==> flow/design.v <==
module lpc10_speech_synthetizer (
  input  wire              clk,         
  input  wire              reset,       
  input  wire              StartSpeak,
  input  wire              RomData,
  output wire [11:0]       RomAdr,
  output reg  signed [9:0] SampleData,
  output reg               Speaking
);
reg [5:0]  Cnt_8k;
reg [4:0]  CntSegment;
reg [7:0]  CntSample;
reg [11:0] RomAdrIn;
reg        Speak;
reg [3:0]  CodeEnergy;
reg        CodeRepeat;
reg [4:0]  CodePitch;
reg [17:0] CodeK1K4;    
reg [20:0] CodeK5K10;   
wire GetEnergy, GetRepeat, GetPitch, GetK1K4, GetK5K10, ReadRom;
wire Silence, LastFrame, NoK5K10;
function signed [9:0] TabChirp(input [5:0] i);
  case (i)
    0: TabChirp = 0;    1: TabChirp = 42;   2: TabChirp = -44;  3: TabChirp = 50;
    4: TabChirp = -78;  5: TabChirp = 18;   6: TabChirp = 37;   7: TabChirp = 20;
    8: TabChirp = 2;    9: TabChirp = -31;  10: TabChirp = -59; 11: TabChirp = 2;
    12: TabChirp = 95;  13: TabChirp = 90;  14: TabChirp = 5;   15: TabChirp = 15;
    16: TabChirp = 38;  17: TabChirp = -4;  18: TabChirp = -91; 19: TabChirp = -91;
    20: TabChirp = -42; 21: TabChirp = -35; 22: TabChirp = -36; 23: TabChirp = -4;
    24: TabChirp = 37;  25: TabChirp = 43;  26: TabChirp = 34;  27: TabChirp = 33;
    28: TabChirp = 15;  29: TabChirp = -1;  30: TabChirp = -8;  31: TabChirp = -18;
    32: TabChirp = -19; 33: TabChirp = -17; 34: TabChirp = -9;  35: TabChirp = -10;
    36: TabChirp = -6;  37: TabChirp = 0;   38: TabChirp = 3;   39: TabChirp = 2;
    40: TabChirp = 1;
    default: TabChirp = 0;
  endcase
endfunction
function signed [9:0] TabEnergy(input [3:0] i);
  case (i)
    0: TabEnergy = 0;   1: TabEnergy = 0;   2: TabEnergy = 1;   3: TabEnergy = 1;
    4: TabEnergy = 2;   5: TabEnergy = 3;   6: TabEnergy = 5;   7: TabEnergy = 7;
    8: TabEnergy = 10;  9: TabEnergy = 15;  10: TabEnergy = 21; 11: TabEnergy = 30;
    12: TabEnergy = 43; 13: TabEnergy = 61; 14: TabEnergy = 86; default: TabEnergy = 0;
  endcase
endfunction
function signed [9:0] TabPitch(input [4:0] i);
  case (i)
    0: TabPitch = 0;    1: TabPitch = 41;   2: TabPitch = 43;   3: TabPitch = 45;
    4: TabPitch = 47;   5: TabPitch = 49;   6: TabPitch = 51;   7: TabPitch = 53;
    8: TabPitch = 55;   9: TabPitch = 58;   10: TabPitch = 60;  11: TabPitch = 63;
    12: TabPitch = 66;  13: TabPitch = 70;  14: TabPitch = 73;  15: TabPitch = 76;
    16: TabPitch = 79;  17: TabPitch = 83;  18: TabPitch = 87;  19: TabPitch = 90;
    20: TabPitch = 94;  21: TabPitch = 99;  22: TabPitch = 103; 23: TabPitch = 107;
    24: TabPitch = 112; 25: TabPitch = 118; 26: TabPitch = 123; 27: TabPitch = 129;
    28: TabPitch = 134; 29: TabPitch = 141; 30: TabPitch = 147; default: TabPitch = 153;
  endcase
endfunction
function signed [9:0] TabK1(input [4:0] i);
  case (i)
    0: TabK1 = -501;  1: TabK1 = -497;  2: TabK1 = -493;  3: TabK1 = -488;
    4: TabK1 = -480;  5: TabK1 = -471;  6: TabK1 = -460;  7: TabK1 = -446;
    8: TabK1 = -427;  9: TabK1 = -405;  10: TabK1 = -378; 11: TabK1 = -344;
    12: TabK1 = -305; 13: TabK1 = -259; 14: TabK1 = -206; 15: TabK1 = -148;
    16: TabK1 = -86;  17: TabK1 = -21;  18: TabK1 = 45;   19: TabK1 = 110;
    20: TabK1 = 171;  21: TabK1 = 227;  22: TabK1 = 277;  23: TabK1 = 320;
    24: TabK1 = 357;  25: TabK1 = 388;  26: TabK1 = 413;  27: TabK1 = 434;
    28: TabK1 = 451;  29: TabK1 = 464;  30: TabK1 = 474;  default: TabK1 = 482;
  endcase
endfunction
function signed [9:0] TabK2(input [4:0] i);
  case (i)
    0: TabK2 = -349;  1: TabK2 = -328;  2: TabK2 = -305;  3: TabK2 = -280;
    4: TabK2 = -252;  5: TabK2 = -223;  6: TabK2 = -192;  7: TabK2 = -158;
    8: TabK2 = -124;  9: TabK2 = -88;   10: TabK2 = -51;  11: TabK2 = -14;
    12: TabK2 = 23;   13: TabK2 = 60;   14: TabK2 = 97;   15: TabK2 = 133;
    16: TabK2 = 167;  17: TabK2 = 199;  18: TabK2 = 230;  19: TabK2 = 259;
    20: TabK2 = 286;  21: TabK2 = 310;  22: TabK2 = 333;  23: TabK2 = 354;
    24: TabK2 = 372;  25: TabK2 = 389;  26: TabK2 = 404;  27: TabK2 = 417;
    28: TabK2 = 429;  29: TabK2 = 439;  30: TabK2 = 449;  default: TabK2 = 490;
  endcase
endfunction
function signed [9:0] TabK3(input [3:0] i);
  case (i)
    0: TabK3 = -397;  1: TabK3 = -365;  2: TabK3 = -327;  3: TabK3 = -282;
    4: TabK3 = -229;  5: TabK3 = -170;  6: TabK3 = -104;  7: TabK3 = -36;
    8: TabK3 = 35;    9: TabK3 = 104;   10: TabK3 = 169;  11: TabK3 = 228;
    12: TabK3 = 281;  13: TabK3 = 326;  14: TabK3 = 364;  default: TabK3 = 396;
  endcase
endfunction
function signed [9:0] TabK4(input [3:0] i);
  case (i)
    0: TabK4 = -373;  1: TabK4 = -334;  2: TabK4 = -293;  3: TabK4 = -245;
    4: TabK4 = -191;  5: TabK4 = -131;  6: TabK4 = -67;   7: TabK4 = -1;
    8: TabK4 = 64;    9: TabK4 = 128;   10: TabK4 = 188;  11: TabK4 = 243;
    12: TabK4 = 291;  13: TabK4 = 332;  14: TabK4 = 367;  default: TabK4 = 397;
  endcase
endfunction
function signed [9:0] TabK5(input [3:0] i);
  case (i)
    0: TabK5 = -319;  1: TabK5 = -286;  2: TabK5 = -250;  3: TabK5 = -211;
    4: TabK5 = -168;  5: TabK5 = -122;  6: TabK5 = -74;   7: TabK5 = -25;
    8: TabK5 = 24;    9: TabK5 = 73;    10: TabK5 = 121;  11: TabK5 = 167;
    12: TabK5 = 210;  13: TabK5 = 249;  14: TabK5 = 285;  default: TabK5 = 319;
  endcase
endfunction
function signed [9:0] TabK6(input [3:0] i);
  case (i)
    0: TabK6 = -290;  1: TabK6 = -252;  2: TabK6 = -209;  3: TabK6 = -163;
    4: TabK6 = -114;  5: TabK6 = -62;   6: TabK6 = -9;    7: TabK6 = 44;
    8: TabK6 = 97;    9: TabK6 = 147;   10: TabK6 = 194;  11: TabK6 = 239;
    12: TabK6 = 278;  13: TabK6 = 313;  14: TabK6 = 344;  default: TabK6 = 371;
  endcase
endfunction
function signed [9:0] TabK7(input [3:0] i);
  case (i)
    0: TabK7 = -291;  1: TabK7 = -256;  2: TabK7 = -216;  3: TabK7 = -174;
    4: TabK7 = -128;  5: TabK7 = -80;   6: TabK7 = -31;   7: TabK7 = 19;
    8: TabK7 = 69;    9: TabK7 = 117;   10: TabK7 = 163;  11: TabK7 = 206;
    12: TabK7 = 246;  13: TabK7 = 283;  14: TabK7 = 316;  default: TabK7 = 345;
  endcase
endfunction
function signed [9:0] TabK8(input [2:0] i);
  case (i)
    0: TabK8 = -219;  1: TabK8 = -133;  2: TabK8 = -38;   3: TabK8 = 59;
    4: TabK8 = 152;   5: TabK8 = 235;   6: TabK8 = 305;   default: TabK8 = 361;
  endcase
endfunction
function signed [9:0] TabK9(input [2:0] i);
  case (i)
    0: TabK9 = -225;  1: TabK9 = -157;  2: TabK9 = -82;   3: TabK9 = -3;
    4: TabK9 = 76;    5: TabK9 = 151;   6: TabK9 = 220;   default: TabK9 = 280;
  endcase
endfunction
function signed [9:0] TabK10(input [2:0] i);
  case (i)
    0: TabK10 = -179; 1: TabK10 = -122; 2: TabK10 = -61;  3: TabK10 = 1;
    4: TabK10 = 63;   5: TabK10 = 123;  6: TabK10 = 179;  default: TabK10 = 231;
  endcase
endfunction
reg signed [9:0] ET, PT, K1T, K2T, K3T, K4T, K5T, K6T, K7T, K8T, K9T, K10T;
reg signed [9:0] EC, PC, K1C, K2C, K3C, K4C, K5C, K6C, K7C, K8C, K9C, K10C;
reg signed [9:0] X1C, X2C, X3C, X4C, X5C, X6C, X7C, X8C, X9C, X10C;
reg signed [9:0] Valeur;
reg signed [9:0] KBus;
reg signed [9:0] XBus;
reg signed [9:0] YNext;
wire signed [18:0] Operation1;
wire signed [18:0] Operation2;
wire signed [18:0] Operation3;
wire signed [18:0] Operation4;
reg [12:0] GPA;
reg        NoiseOn;
reg [7:0]  PitchCnt;
wire signed [19:0] ValeurEC;
wire signed [9:0]  YStart;
assign RomAdr = RomAdrIn;
assign GetEnergy = (CntSample == 8'd0) && (Cnt_8k < 6'd4);
assign Silence   = (CodeEnergy == 4'b0000);
assign LastFrame = (CodeEnergy == 4'b1111);
assign NoK5K10   = (CodePitch  == 5'b00000);
assign GetRepeat = (CntSample == 8'd0) && (Cnt_8k == 6'd4) && !Silence && !LastFrame;
assign GetPitch  = (CntSample == 8'd0) && (Cnt_8k >= 6'd5) && (Cnt_8k < 6'd10) && !Silence && !LastFrame;
assign GetK1K4   = (CntSample == 8'd0) && (Cnt_8k >= 6'd11) && (Cnt_8k < 6'd29) && !Silence && !LastFrame && !CodeRepeat;
assign GetK5K10  = (CntSample == 8'd0) && (Cnt_8k >= 6'd30) && (Cnt_8k < 6'd51) && !Silence && !LastFrame && !CodeRepeat && !NoK5K10;
assign ReadRom = GetEnergy || GetRepeat || GetPitch || GetK1K4 || GetK5K10;
assign Operation1 = KBus * XBus;
assign Operation2 = YNext - (Operation1 / 19'sd512);
assign Operation3 = KBus * Operation2;
assign Operation4 = XBus + (Operation3 / 19'sd512);
assign ValeurEC = Valeur * EC;
assign YStart   = ValeurEC / 20'sd64;
always @* begin
  case (Cnt_8k)
    6'd2:  KBus = K10C;
    6'd3:  KBus = K9C;
    6'd4:  KBus = K8C;
    6'd5:  KBus = K7C;
    6'd6:  KBus = K6C;
    6'd7:  KBus = K5C;
    6'd8:  KBus = K4C;
    6'd9:  KBus = K3C;
    6'd10: KBus = K2C;
    6'd11: KBus = K1C;
    default: KBus = 10'sd0;
  endcase
  case (Cnt_8k)
    6'd2:  XBus = X10C;
    6'd3:  XBus = X9C;
    6'd4:  XBus = X8C;
    6'd5:  XBus = X7C;
    6'd6:  XBus = X6C;
    6'd7:  XBus = X5C;
    6'd8:  XBus = X4C;
    6'd9:  XBus = X3C;
    6'd10: XBus = X2C;
    6'd11: XBus = X1C;
    default: XBus = 10'sd0;
  endcase
end
always @(posedge clk) begin
  if (reset) begin
    Cnt_8k     <= 6'd0;
    CntSegment <= 5'd0;
    CntSample  <= 8'd0;
    RomAdrIn   <= 12'd1;
    Speak      <= 1'b0;
    Speaking   <= 1'b0;
    CodeEnergy <= 4'd0;
    CodeRepeat <= 1'b0;
    CodePitch  <= 5'd0;
    CodeK1K4   <= 18'd0;
    CodeK5K10  <= 21'd0;
    ET <= 0; PT <= 0; K1T <= 0; K2T <= 0; K3T <= 0; K4T <= 0;
    K5T <= 0; K6T <= 0; K7T <= 0; K8T <= 0; K9T <= 0; K10T <= 0;
    EC <= 0; PC <= 0; K1C <= 0; K2C <= 0; K3C <= 0; K4C <= 0;
    K5C <= 0; K6C <= 0; K7C <= 0; K8C <= 0; K9C <= 0; K10C <= 0;
    X1C <= 0; X2C <= 0; X3C <= 0; X4C <= 0; X5C <= 0;
    X6C <= 0; X7C <= 0; X8C <= 0; X9C <= 0; X10C <= 0;
    Valeur     <= 0;
    YNext      <= 0;
    SampleData <= 0;
    GPA        <= 13'b0000001101001;
    NoiseOn    <= 1'b1;
    PitchCnt   <= 8'd0;
  end else begin
    if (Speak && StartSpeak) begin
      Cnt_8k <= Cnt_8k + 6'd1;
      if (Cnt_8k == 6'b111111) begin
        if (CntSegment == 5'b10111)
          CntSegment <= 5'd0;
        else
          CntSegment <= CntSegment + 5'd1;
        if (CntSample == 8'b11000111)
          CntSample <= 8'd0;
        else
          CntSample <= CntSample + 8'd1;
      end
      if (GetEnergy) CodeEnergy <= {CodeEnergy[2:0], RomData};
      if (GetRepeat) CodeRepeat <= RomData;
      if (GetPitch)  CodePitch  <= {CodePitch[3:0], RomData};
      if (GetK1K4)   CodeK1K4   <= {CodeK1K4[16:0], RomData};
      if (GetK5K10)  CodeK5K10  <= {CodeK5K10[19:0], RomData};
      if (ReadRom) RomAdrIn <= RomAdrIn + 12'd1;
      if ((CntSample == 8'b11000111) && (Cnt_8k == 6'b111111) && LastFrame) begin
        Speak    <= 1'b0;
        Speaking <= 1'b0;
      end else begin
        Speaking <= 1'b1;
      end
    end else begin
      Cnt_8k     <= 6'd0;
      CntSegment <= 5'd0;
      CntSample  <= 8'd0;
      RomAdrIn   <= 12'd1;
      NoiseOn    <= 1'b1;
      if (!StartSpeak) Speak <= 1'b1;
    end
    if (Cnt_8k == 6'b111110) begin
      ET <= TabEnergy(CodeEnergy);
      if (Silence || LastFrame)
        PT <= 0;
      else
        PT <= TabPitch(CodePitch);
      if (Silence || LastFrame) begin
        K1T <= 0; K2T <= 0; K3T <= 0; K4T <= 0;
      end else begin
        K1T <= TabK1(CodeK1K4[17:13]);
        K2T <= TabK2(CodeK1K4[12:8]);
        K3T <= TabK3(CodeK1K4[7:4]);
        K4T <= TabK4(CodeK1K4[3:0]);
      end
      if (Silence || LastFrame || NoK5K10) begin
        K5T <= 0; K6T <= 0; K7T <= 0; K8T <= 0; K9T <= 0; K10T <= 0;
      end else begin
        K5T  <= TabK5(CodeK5K10[20:17]);
        K6T  <= TabK6(CodeK5K10[16:13]);
        K7T  <= TabK7(CodeK5K10[12:9]);
        K8T  <= TabK8(CodeK5K10[8:6]);
        K9T  <= TabK9(CodeK5K10[5:3]);
        K10T <= TabK10(CodeK5K10[2:0]);
      end
    end
    if ((CntSegment == 5'd0) && (Cnt_8k == 6'b111111)) begin
      EC   <= ET;
      PC   <= PT;
      K1C  <= K1T;
      K2C  <= K2T;
      K3C  <= K3T;
      K4C  <= K4T;
      K5C  <= K5T;
      K6C  <= K6T;
      K7C  <= K7T;
      K8C  <= K8T;
      K9C  <= K9T;
      K10C <= K10T;
      NoiseOn <= (PC == 0);
    end
    if (Cnt_8k == 6'd0) begin
      if (EC == 0)
        Valeur <= 0;
      else if (NoiseOn) begin
        if (GPA[0])
          Valeur <= -10'sd64;
        else
          Valeur <= 10'sd64;
      end else begin
        if (PitchCnt > 8'd50)
          Valeur <= 0;    
        else
          Valeur <= TabChirp(PitchCnt[5:0]);
      end
      if (PC == 0)
        PitchCnt <= 8'd0;
      else if ($signed({1'b0, PitchCnt}) < PC)
        PitchCnt <= PitchCnt + 8'd1;
      else
        PitchCnt <= 8'd0;
    end
    if (Cnt_8k < 6'b010100)
      GPA <= {GPA[12] ^ GPA[10] ^ GPA[9] ^ GPA[0], GPA[12:1]};
    case (Cnt_8k)
      6'd1: YNext <= YStart;
      6'd2, 6'd3, 6'd4, 6'd5, 6'd6, 6'd7, 6'd8, 6'd9, 6'd10, 6'd11:
        YNext <= Operation2[9:0];
      default: ;
    endcase
    case (Cnt_8k)
      6'd3:  X10C <= Operation4[9:0];
      6'd4:  X9C  <= Operation4[9:0];
      6'd5:  X8C  <= Operation4[9:0];
      6'd6:  X7C  <= Operation4[9:0];
      6'd7:  X6C  <= Operation4[9:0];
      6'd8:  X5C  <= Operation4[9:0];
      6'd9:  X4C  <= Operation4[9:0];
      6'd10: X3C  <= Operation4[9:0];
      6'd11: X2C  <= Operation4[9:0];
      6'd12: X1C  <= Operation2[9:0];
      default: ;
    endcase
    if (Cnt_8k == 6'b001111)
      SampleData <= X1C;
  end
end
endmodule
==> reports on lpc10_speech_synthetizer <==
Tool chain data of lpc10_speech_synthetizer. Each step is given for the RTL above and for the edited RTL. "unedited" refers to lines of the RTL above, "edited" to lines of the edited file. "difference" is "edited" less "unedited", of the values as shown; "relative change" is that difference over "unedited", in percent. Library cell names are shortened. Not given: --

Top module: lpc10_speech_synthetizer. Clock input: clk. Cell library: sky130hd. Corner: tt_025C_1v80.

Diff. The edit as a unified diff against the file above. This change comes from a script, not from a designer. The edited design behaves differently; no optimisation was intended.

```diff
@@ -167,5 +167,5 @@
 assign Operation2 = YNext - (Operation1 / 19'sd512);
 assign Operation3 = KBus * Operation2;
-assign Operation4 = XBus + (Operation3 / 19'sd512);
+assign Operation4 = XBus ^ (Operation3 / 19'sd512);
 assign ValeurEC = Valeur * EC;
 assign YStart   = ValeurEC / 20'sd64;
```

Elaborated design. Source: Yosys, flattened and elaborated, memories not mapped. Widths are those after wreduce. Print and check cells do not count. Equal cells are merged and count once. Memory sizes are those after Yosys's memory passes, which may raise the word count (mostly to a power of two), join words into wider ones and drop unused or constant bits.

Bit counts: register bits (unedited 474, edited 474, difference 0, relative change 0.00%); ROM bits (unedited 2448, edited 2448, difference 0, relative change 0.00%); word width x clocked read ports (unedited 95, edited 95, difference 0, relative change 0.00%); memories kept (unedited 10, edited 10, difference 0, relative change 0.00%).

Operators by class: add/subtract/negate cells (unedited 10, edited 9, difference -1, relative change -10.00%); $mul (unedited 3, edited 3, difference 0, relative change 0.00%); magnitude comparators (unedited 10, edited 10, difference 0, relative change 0.00%); equal/unequal tests (unedited 39, edited 39, difference 0, relative change 0.00%); mux-type cells (unedited 49, edited 49, difference 0, relative change 0.00%); bitwise operators (unedited 7, edited 8, difference +1, relative change +14.29%); reductions and logical operators (unedited 55, edited 55, difference 0, relative change 0.00%).

Memories: shape (words x width / read and write ports) (unedited 64x10 r1 w0; 32x10 r1 w0; 32x10 r1 w0; 32x8 r1 w0; 16x10 r1 w0; 16x10 r1 w0; (+4), edited 64x10 r1 w0; 32x10 r1 w0; 32x10 r1 w0; 32x8 r1 w0; 16x10 r1 w0; 16x10 r1 w0; (+4)).

A list marked (+n) leaves out that many cells.

Operator list: 10-bit adder (unedited 1, edited 0, difference -1, relative change -100.00%); 10-bit bitwise XOR (unedited 0, edited 1, difference +1); 1-bit logical AND (unedited 23, edited 23, difference 0, relative change 0.00%); 10-bit 2-to-1 mux (unedited 15, edited 15, difference 0, relative change 0.00%); 4-bit 2-to-1 mux (unedited 10, edited 10, difference 0, relative change 0.00%); 3-bit equality test (second input constant) (unedited 9, edited 9, difference 0, relative change 0.00%); 5-bit 2-to-1 mux (unedited 7, edited 7, difference 0, relative change 0.00%); 3-bit by 2-bit equality test with 1-bit output (second input constant) (unedited 6, edited 6, difference 0, relative change 0.00%); 6-bit by 4-bit equality test with 1-bit output (second input constant) (unedited 6, edited 6, difference 0, relative change 0.00%); 1-bit logical OR (unedited 6, edited 6, difference 0, relative change 0.00%); 1-bit 2-to-1 mux (unedited 6, edited 6, difference 0, relative change 0.00%); 2-bit AND reduction (unedited 6, edited 6, difference 0, relative change 0.00%); 6-bit by 3-bit equality test with 1-bit output (second input constant) (unedited 4, edited 4, difference 0, relative change 0.00%); 1-bit logical NOT (unedited 4, edited 4, difference 0, relative change 0.00%); 1-bit bitwise AND (unedited 3, edited 3, difference 0, relative change 0.00%); 3-bit by 1-bit equality test with 1-bit output (second input constant) (unedited 3, edited 3, difference 0, relative change 0.00%); 3-bit logical NOT (unedited 3, edited 3, difference 0, relative change 0.00%); 8-bit 2-to-1 mux (unedited 3, edited 3, difference 0, relative change 0.00%); 2-bit by 1-bit != test with 1-bit output (second input constant) (unedited 3, edited 3, difference 0, relative change 0.00%); 10-bit case mux with 7-bit select (unedited 3, edited 3, difference 0, relative change 0.00%); 1-bit bitwise XOR (unedited 3, edited 3, difference 0, relative change 0.00%); 10-bit by 1-bit adder with 10-bit output (unedited 2, edited 2, difference 0, relative change 0.00%); 8-bit by 1-bit adder with 8-bit output (second input constant) (unedited 2, edited 2, difference 0, relative change 0.00%); 6-bit by 2-bit equality test with 1-bit output (second input constant) (unedited 2, edited 2, difference 0, relative change 0.00%); 6-bit equality test (second input constant) (unedited 2, edited 2, difference 0, relative change 0.00%); 10-bit logical NOT (unedited 2, edited 2, difference 0, relative change 0.00%); 5-bit logical NOT (unedited 2, edited 2, difference 0, relative change 0.00%); 6-bit by 5-bit < comparator with 1-bit output (second input constant) (unedited 2, edited 2, difference 0, relative change 0.00%).

The list need not be complete.

Depth. Longest topological path by Yosys (ltp), each cell counted once; first at word level (registers and memories cut), then after technology mapping (sequential cells cut; the memories' decode and read muxes count).

Logic depth: depth after elaboration (unedited 12, edited 12, difference 0, relative change 0.00%); ABC_AREA (unedited 0, edited 0); gate-level depth with buffers (unedited 74, edited 73, difference -1, relative change -1.35%).

Synthesis result. Yosys stat after the flow's synthesis: flattened, memories mapped to cells. It holds for the ABC_AREA given above (unset counts as 0); a run with the other value may have another netlist.

Mapped netlist: mapped cells (unedited 4313, edited 4207, difference -106, relative change -2.46%); cell area after synthesis (µm²) (unedited 35567.9, edited 35029.8, difference -538.1, relative change -1.51%); sequential part of the area (µm²) (unedited 10890.4, edited 10890.4, difference 0.0, relative change 0.00%); flip-flops (unedited 544, edited 544, difference 0, relative change 0.00%).

Cell types: nor2_1 (unedited 556, edited 497, difference -59, relative change -10.61%); nand2_1 (unedited 574, edited 597, difference +23, relative change +4.01%); a21oi_1 (unedited 363, edited 340, difference -23, relative change -6.34%); nand3_1 (unedited 79, edited 56, difference -23, relative change -29.11%); a211oi_1 (unedited 48, edited 68, difference +20, relative change +41.67%); xnor2_1 (unedited 69, edited 87, difference +18, relative change +26.09%); nand3b_1 (unedited 2, edited 20, difference +18, relative change +900.00%); a22oi_1 (unedited 120, edited 137, difference +17, relative change +14.17%); o21ai_0 (unedited 99, edited 84, difference -15, relative change -15.15%); inv_1 (unedited 423, edited 409, difference -14, relative change -3.31%); a21o_1 (unedited 34, edited 23, difference -11, relative change -32.35%); nor2b_1 (unedited 24, edited 34, difference +10, relative change +41.67%); o21ai_1 (unedited 2, edited 11, difference +9, relative change +450.00%); o22ai_1 (unedited 6, edited 14, difference +8, relative change +133.33%); ha_1 (unedited 254, edited 247, difference -7, relative change -2.76%); buf_2 (unedited 17, edited 10, difference -7, relative change -41.18%); a2111oi_0 (unedited 10, edited 3, difference -7, relative change -70.00%); nor3_1 (unedited 54, edited 48, difference -6, relative change -11.11%).

The list need not be complete.

Worst setup path after synthesis. OpenSTA on the mapped netlist: ideal clock, no wires. The path of least setup slack (recovery checks aside). Input and output delay are each 20% of the period. Register names are those of the netlist, which keeps one name where synthesis merged equal registers.

Timing after synthesis: path kind (unedited reg-to-reg, edited reg-to-reg); start point (unedited register Cnt_8k[1], edited register Cnt_8k[1]); end point (unedited register X10C[8], edited register X10C[9]); period (ps) (unedited 25000, edited 25000, difference 0, relative change 0.00%); arrival (ps) (unedited 16133, edited 15694, difference -439, relative change -2.72%); setup slack (ps) (unedited 8740, edited 9178, difference +438); delay of the path (ps) (unedited 16261, edited 15821, difference -440, relative change -2.71%); driving pins on the path (unedited 68, edited 69, difference +1, relative change +1.47%); path buffers (unedited 5, edited 4, difference -1, relative change -20.00%); period reached after synthesis (ps) (unedited 16260, edited 15822, difference -438, relative change -2.69%).

"delay of the path" is the arrival time less input delay plus setup time. "driving pins on the path": output pins that drive a net of the path, with the launching flip-flop's if there is one; two outputs of one cell count as two. "period reached after synthesis" is the clock period less the worst setup slack; recovery checks do not enter. This is arithmetic on one report: input and output delays are still those of the set period (20% each). Between the ends stands the longest chain of elaborated cells between them, by number of cells; it is not shown to be the way that was timed. Of several equally long chains one is given. Each line given opens the expression or statement behind the cell; cells for indexed reads and writes are added by Yosys, which also makes memories of some case tables. At most two assigning lines are given for a register; there are more.

Between the ends, after synthesis, unedited:
Cell sequence: dfxtp_1 > inv_1 > ha_1 > buf_2 > or3b_1 > nor2_1 > buf_2 > buf_1 > a22oi_1 > and3_1 > clkbuf_1 > or2_2 > fa_1 > inv_1 > fa_1 > fa_1 > fa_1 > inv_1 > [... 32 more ...] > nor3_1 > o31ai_1 > a21oi_1 > xnor2_2 > xnor2_1 > nor2_1 > fa_1 > fa_1 > a21o_1 > a21oi_1 > o21bai_1 > a21oi_1 > o21bai_1 > a21oi_1 > xor2_1 > nor2_1 > a21oi_1 > nor2_1. The figure for cells in the longest elaborated chain is 12. Under elaborated cells on any way between the ends stands 22.

RTL lines, path after synthesis, unedited: from (decl) (RTL line 10) `reg [5:0]  Cnt_8k;`; from (assign) (RTL line 202) `Cnt_8k     <= 6'd0;`; from (assign) (RTL line 227) `Cnt_8k <= Cnt_8k + 6'd1;`; 6-bit by 4-bit equality test with 1-bit output (RTL line 173) `case (Cnt_8k)`; 10-bit case mux with 10-bit select (RTL line 173); 10-bit by 10-bit multiplier with 19-bit output (RTL line 166) `assign Operation1 = KBus * XBus;`; 9-bit OR reduction; 1-bit bitwise AND; 19-bit by 1-bit adder with 19-bit output; 10-bit by 19-bit subtractor with 19-bit output (RTL line 167) `assign Operation2 = YNext - (Operation1 / 19'sd512);`; 10-bit by 19-bit multiplier with 19-bit output (RTL line 168) `assign Operation3 = KBus * Operation2;`; 9-bit OR reduction; 1-bit bitwise AND; 10-bit by 1-bit adder with 10-bit output; 10-bit adder (RTL line 169) `assign Operation4 = XBus + (Operation3 / 19'sd512);`; to (assign) (RTL line 218) `X6C <= 0; X7C <= 0; X8C <= 0; X9C <= 0; X10C <= 0;`; to (assign) (RTL line 328) `6'd3:  X10C <= Operation4[9:0];`; to (decl) (RTL line 142) `reg signed [9:0] X1C, X2C, X3C, X4C, X5C, X6C, X7C, X8C, X9C, X10C;`.

Between the ends, after synthesis, edited:
Cell sequence: dfxtp_1 > inv_1 > ha_1 > or3b_1 > nor2_1 > clkbuf_1 > clkbuf_1 > a22oi_1 > and3_1 > clkbuf_1 > or2_2 > fa_1 > inv_1 > fa_1 > inv_1 > fa_1 > inv_1 > fa_1 > [... 33 more ...] > clkbuf_1 > o311ai_0 > o32ai_1 > a211oi_1 > o21ai_1 > a21oi_1 > nor2b_1 > nor2_1 > xnor2_1 > a21oi_1 > ha_1 > nand3_1 > nor4_1 > xnor2_1 > or2_2 > o221ai_2 > a211oi_4 > o21ai_1. The figure for cells in the longest elaborated chain is 12. Under elaborated cells on any way between the ends stands 22.

RTL lines, path after synthesis, edited: from (decl) (RTL line 10) `reg [5:0]  Cnt_8k;`; from (assign) (RTL line 202) `Cnt_8k     <= 6'd0;`; from (assign) (RTL line 227) `Cnt_8k <= Cnt_8k + 6'd1;`; 6-bit by 4-bit equality test with 1-bit output (RTL line 173) `case (Cnt_8k)`; 10-bit case mux with 10-bit select (RTL line 173); 10-bit by 10-bit multiplier with 19-bit output (RTL line 166) `assign Operation1 = KBus * XBus;`; 9-bit OR reduction; 1-bit bitwise AND; 19-bit by 1-bit adder with 19-bit output; 10-bit by 19-bit subtractor with 19-bit output (RTL line 167) `assign Operation2 = YNext - (Operation1 / 19'sd512);`; 10-bit by 19-bit multiplier with 19-bit output (RTL line 168) `assign Operation3 = KBus * Operation2;`; 9-bit OR reduction; 1-bit bitwise AND; 10-bit by 1-bit adder with 10-bit output; 10-bit bitwise XOR (RTL line 169) `assign Operation4 = XBus ^ (Operation3 / 19'sd512);`; to (assign) (RTL line 218) `X6C <= 0; X7C <= 0; X8C <= 0; X9C <= 0; X10C <= 0;`; to (assign) (RTL line 328) `6'd3:  X10C <= Operation4[9:0];`; to (decl) (RTL line 142) `reg signed [9:0] X1C, X2C, X3C, X4C, X5C, X6C, X7C, X8C, X9C, X10C;`.

Timing after layout. Path of least setup slack in the final report of the runs of pair 1 (OpenROAD, finished layout, wires in). Where an end is a register, its clock arrival counts in the times. The path's times are printed in steps of 10 ps; the period is the one set.

Timing after layout: path kind (unedited reg-to-reg, edited reg-to-reg); start point (unedited register Cnt_8k[1], edited register Cnt_8k[2]); end point (unedited register X3C[8], edited register X8C[9]); period (ps) (unedited 18600, edited 18600, difference 0, relative change 0.00%); arrival (ps) (unedited 18170, edited 17870, difference -300, relative change -1.65%); setup slack (ps) (unedited 920, edited 1200, difference +280); driving pins on the path (unedited 66, edited 62, difference -4, relative change -6.06%); path buffers (unedited 3, edited 1, difference -2, relative change -66.67%).

Between the ends stands the longest chain of elaborated cells between them, by number of cells; it is not shown to be the way that was timed. Of several equally long chains one is given. At most two assigning lines are given for a register; there are more.

Between the ends, after layout, unedited:
Cell sequence: dfxtp_1 > ha_2 > or3b_1 > nor2_1 > buf_4 > a22o_1 > a221oi_1 > and3_1 > or2_2 > fa_1 > inv_1 > fa_1 > fa_1 > fa_1 > inv_1 > fa_1 > inv_1 > ha_1 > [... 30 more ...] > o31ai_1 > a21oi_1 > xnor2_2 > xnor2_1 > nor2_1 > fa_1 > fa_1 > a21o_1 > a21oi_1 > o21bai_1 > a21oi_1 > o21bai_1 > a21oi_1 > xor2_2 > buf_4 > nor2_1 > a21oi_1 > nor2_1. The figure for cells in the longest elaborated chain is 12. Under elaborated cells on any way between the ends stands 22.

RTL lines, path after layout, unedited: from (decl) (RTL line 10) `reg [5:0]  Cnt_8k;`; from (assign) (RTL line 202) `Cnt_8k     <= 6'd0;`; from (assign) (RTL line 227) `Cnt_8k <= Cnt_8k + 6'd1;`; 6-bit by 4-bit equality test with 1-bit output (RTL line 173) `case (Cnt_8k)`; 10-bit case mux with 10-bit select (RTL line 173); 10-bit by 10-bit multiplier with 19-bit output (RTL line 166) `assign Operation1 = KBus * XBus;`; 9-bit OR reduction; 1-bit bitwise AND; 19-bit by 1-bit adder with 19-bit output; 10-bit by 19-bit subtractor with 19-bit output (RTL line 167) `assign Operation2 = YNext - (Operation1 / 19'sd512);`; 10-bit by 19-bit multiplier with 19-bit output (RTL line 168) `assign Operation3 = KBus * Operation2;`; 9-bit OR reduction; 1-bit bitwise AND; 10-bit by 1-bit adder with 10-bit output; 10-bit adder (RTL line 169) `assign Operation4 = XBus + (Operation3 / 19'sd512);`; to (assign) (RTL line 217) `X1C <= 0; X2C <= 0; X3C <= 0; X4C <= 0; X5C <= 0;`; to (assign) (RTL line 335) `6'd10: X3C  <= Operation4[9:0];`; to (decl) (RTL line 142) `reg signed [9:0] X1C, X2C, X3C, X4C, X5C, X6C, X7C, X8C, X9C, X10C;`.

Between the ends, after layout, edited:
Cell sequence: dfxtp_1 > nor2_1 > and3_1 > a22o_1 > a211oi_2 > buf_4 > or2_2 > fa_1 > fa_1 > inv_1 > fa_1 > fa_1 > inv_1 > fa_1 > inv_1 > ha_1 > nand3_1 > nand2_1 > [... 26 more ...] > ha_1 > o311ai_0 > o32ai_1 > a211oi_1 > o21ai_1 > a21oi_1 > nor2b_1 > nor2_1 > xnor2_1 > a21oi_1 > ha_1 > nand3_1 > nor4_1 > xnor2_1 > or2_2 > o221ai_2 > a211oi_4 > o21ai_1. The figure for cells in the longest elaborated chain is 12. Under elaborated cells on any way between the ends stands 22.

RTL lines, path after layout, edited: from (decl) (RTL line 10) `reg [5:0]  Cnt_8k;`; from (assign) (RTL line 202) `Cnt_8k     <= 6'd0;`; from (assign) (RTL line 227) `Cnt_8k <= Cnt_8k + 6'd1;`; 6-bit by 4-bit equality test with 1-bit output (RTL line 173) `case (Cnt_8k)`; 10-bit case mux with 10-bit select (RTL line 173); 10-bit by 10-bit multiplier with 19-bit output (RTL line 166) `assign Operation1 = KBus * XBus;`; 9-bit OR reduction; 1-bit bitwise AND; 19-bit by 1-bit adder with 19-bit output; 10-bit by 19-bit subtractor with 19-bit output (RTL line 167) `assign Operation2 = YNext - (Operation1 / 19'sd512);`; 10-bit by 19-bit multiplier with 19-bit output (RTL line 168) `assign Operation3 = KBus * Operation2;`; 9-bit OR reduction; 1-bit bitwise AND; 10-bit by 1-bit adder with 10-bit output; 10-bit bitwise XOR (RTL line 169) `assign Operation4 = XBus ^ (Operation3 / 19'sd512);`; to (assign) (RTL line 218) `X6C <= 0; X7C <= 0; X8C <= 0; X9C <= 0; X10C <= 0;`; to (assign) (RTL line 330) `6'd5:  X8C  <= Operation4[9:0];`; to (decl) (RTL line 142) `reg signed [9:0] X1C, X2C, X3C, X4C, X5C, X6C, X7C, X8C, X9C, X10C;`.

Flow runs. Runs of the flow (Yosys, OpenROAD) on both versions; the two runs of a pair have the same settings. The constraints put input and output delay at 20% of the set period each and load the outputs with 0.01 pF.

Settings, pair 1:
For CORE_UTILIZATION the number is 40. period_ns: 18.6. CAP_MARGIN: 20. Under CORE_MARGIN stands 2. SLEW_MARGIN: 20.

Final reports, pair 1: chip area in the Yosys report (µm²) (unedited 35567.9, edited 35029.8, difference -538.1, relative change -1.51%); die area (µm²) (unedited 91321.8, edited 89958.0, difference -1363.8, relative change -1.49%); post-layout utilization (%) (unedited 44.0, edited 44.1, difference +0.1); setup slack of the worst path (ps) (unedited 915, edited 1197, difference +282); total negative setup slack (ps) (unedited 0, edited 0, difference 0); total power of the final layout (uW) (unedited 2414, edited 2443, difference +29, relative change +1.20%); clock period achieved (ps) (unedited 17685, edited 17403, difference -282, relative change -1.59%).

Settings, pair 2:
For ABC_AREA the number is 0. For CORE_UTILIZATION the number is 52. GPL_TIMING_DRIVEN: 0. MAX_ROUTING_LAYER: met4. MIN_ROUTING_LAYER: met1. The figure for PLACE_DENSITY is 0.63. period_ns: 22.8. CAP_MARGIN: 20. Under CORE_MARGIN stands 2. SLEW_MARGIN: 20.

Final reports, pair 2: chip area in the Yosys report (µm²) (unedited 35567.9, edited 35029.8, difference -538.1, relative change -1.51%); die area (µm²) (unedited 70508.8, edited 69456.0, difference -1052.8, relative change -1.49%); post-layout utilization (%) (unedited 57.8, edited 57.4, difference -0.4); setup slack of the worst path (ps) (unedited 3035, edited 3220, difference +185); total negative setup slack (ps) (unedited 0, edited 0, difference 0); total power of the final layout (uW) (unedited 1975, edited 1992, difference +17, relative change +0.86%); clock period achieved (ps) (unedited 19765, edited 19580, difference -185, relative change -0.94%).

"clock period achieved" = clock period - worst setup slack. The figure is calculated, with input and output delays left at 20% of the set period. By "total power of the final layout" is meant OpenSTA's value without simulated activity: inputs other than the clock are taken to toggle once in ten clock periods, and the tool carries that through the logic.
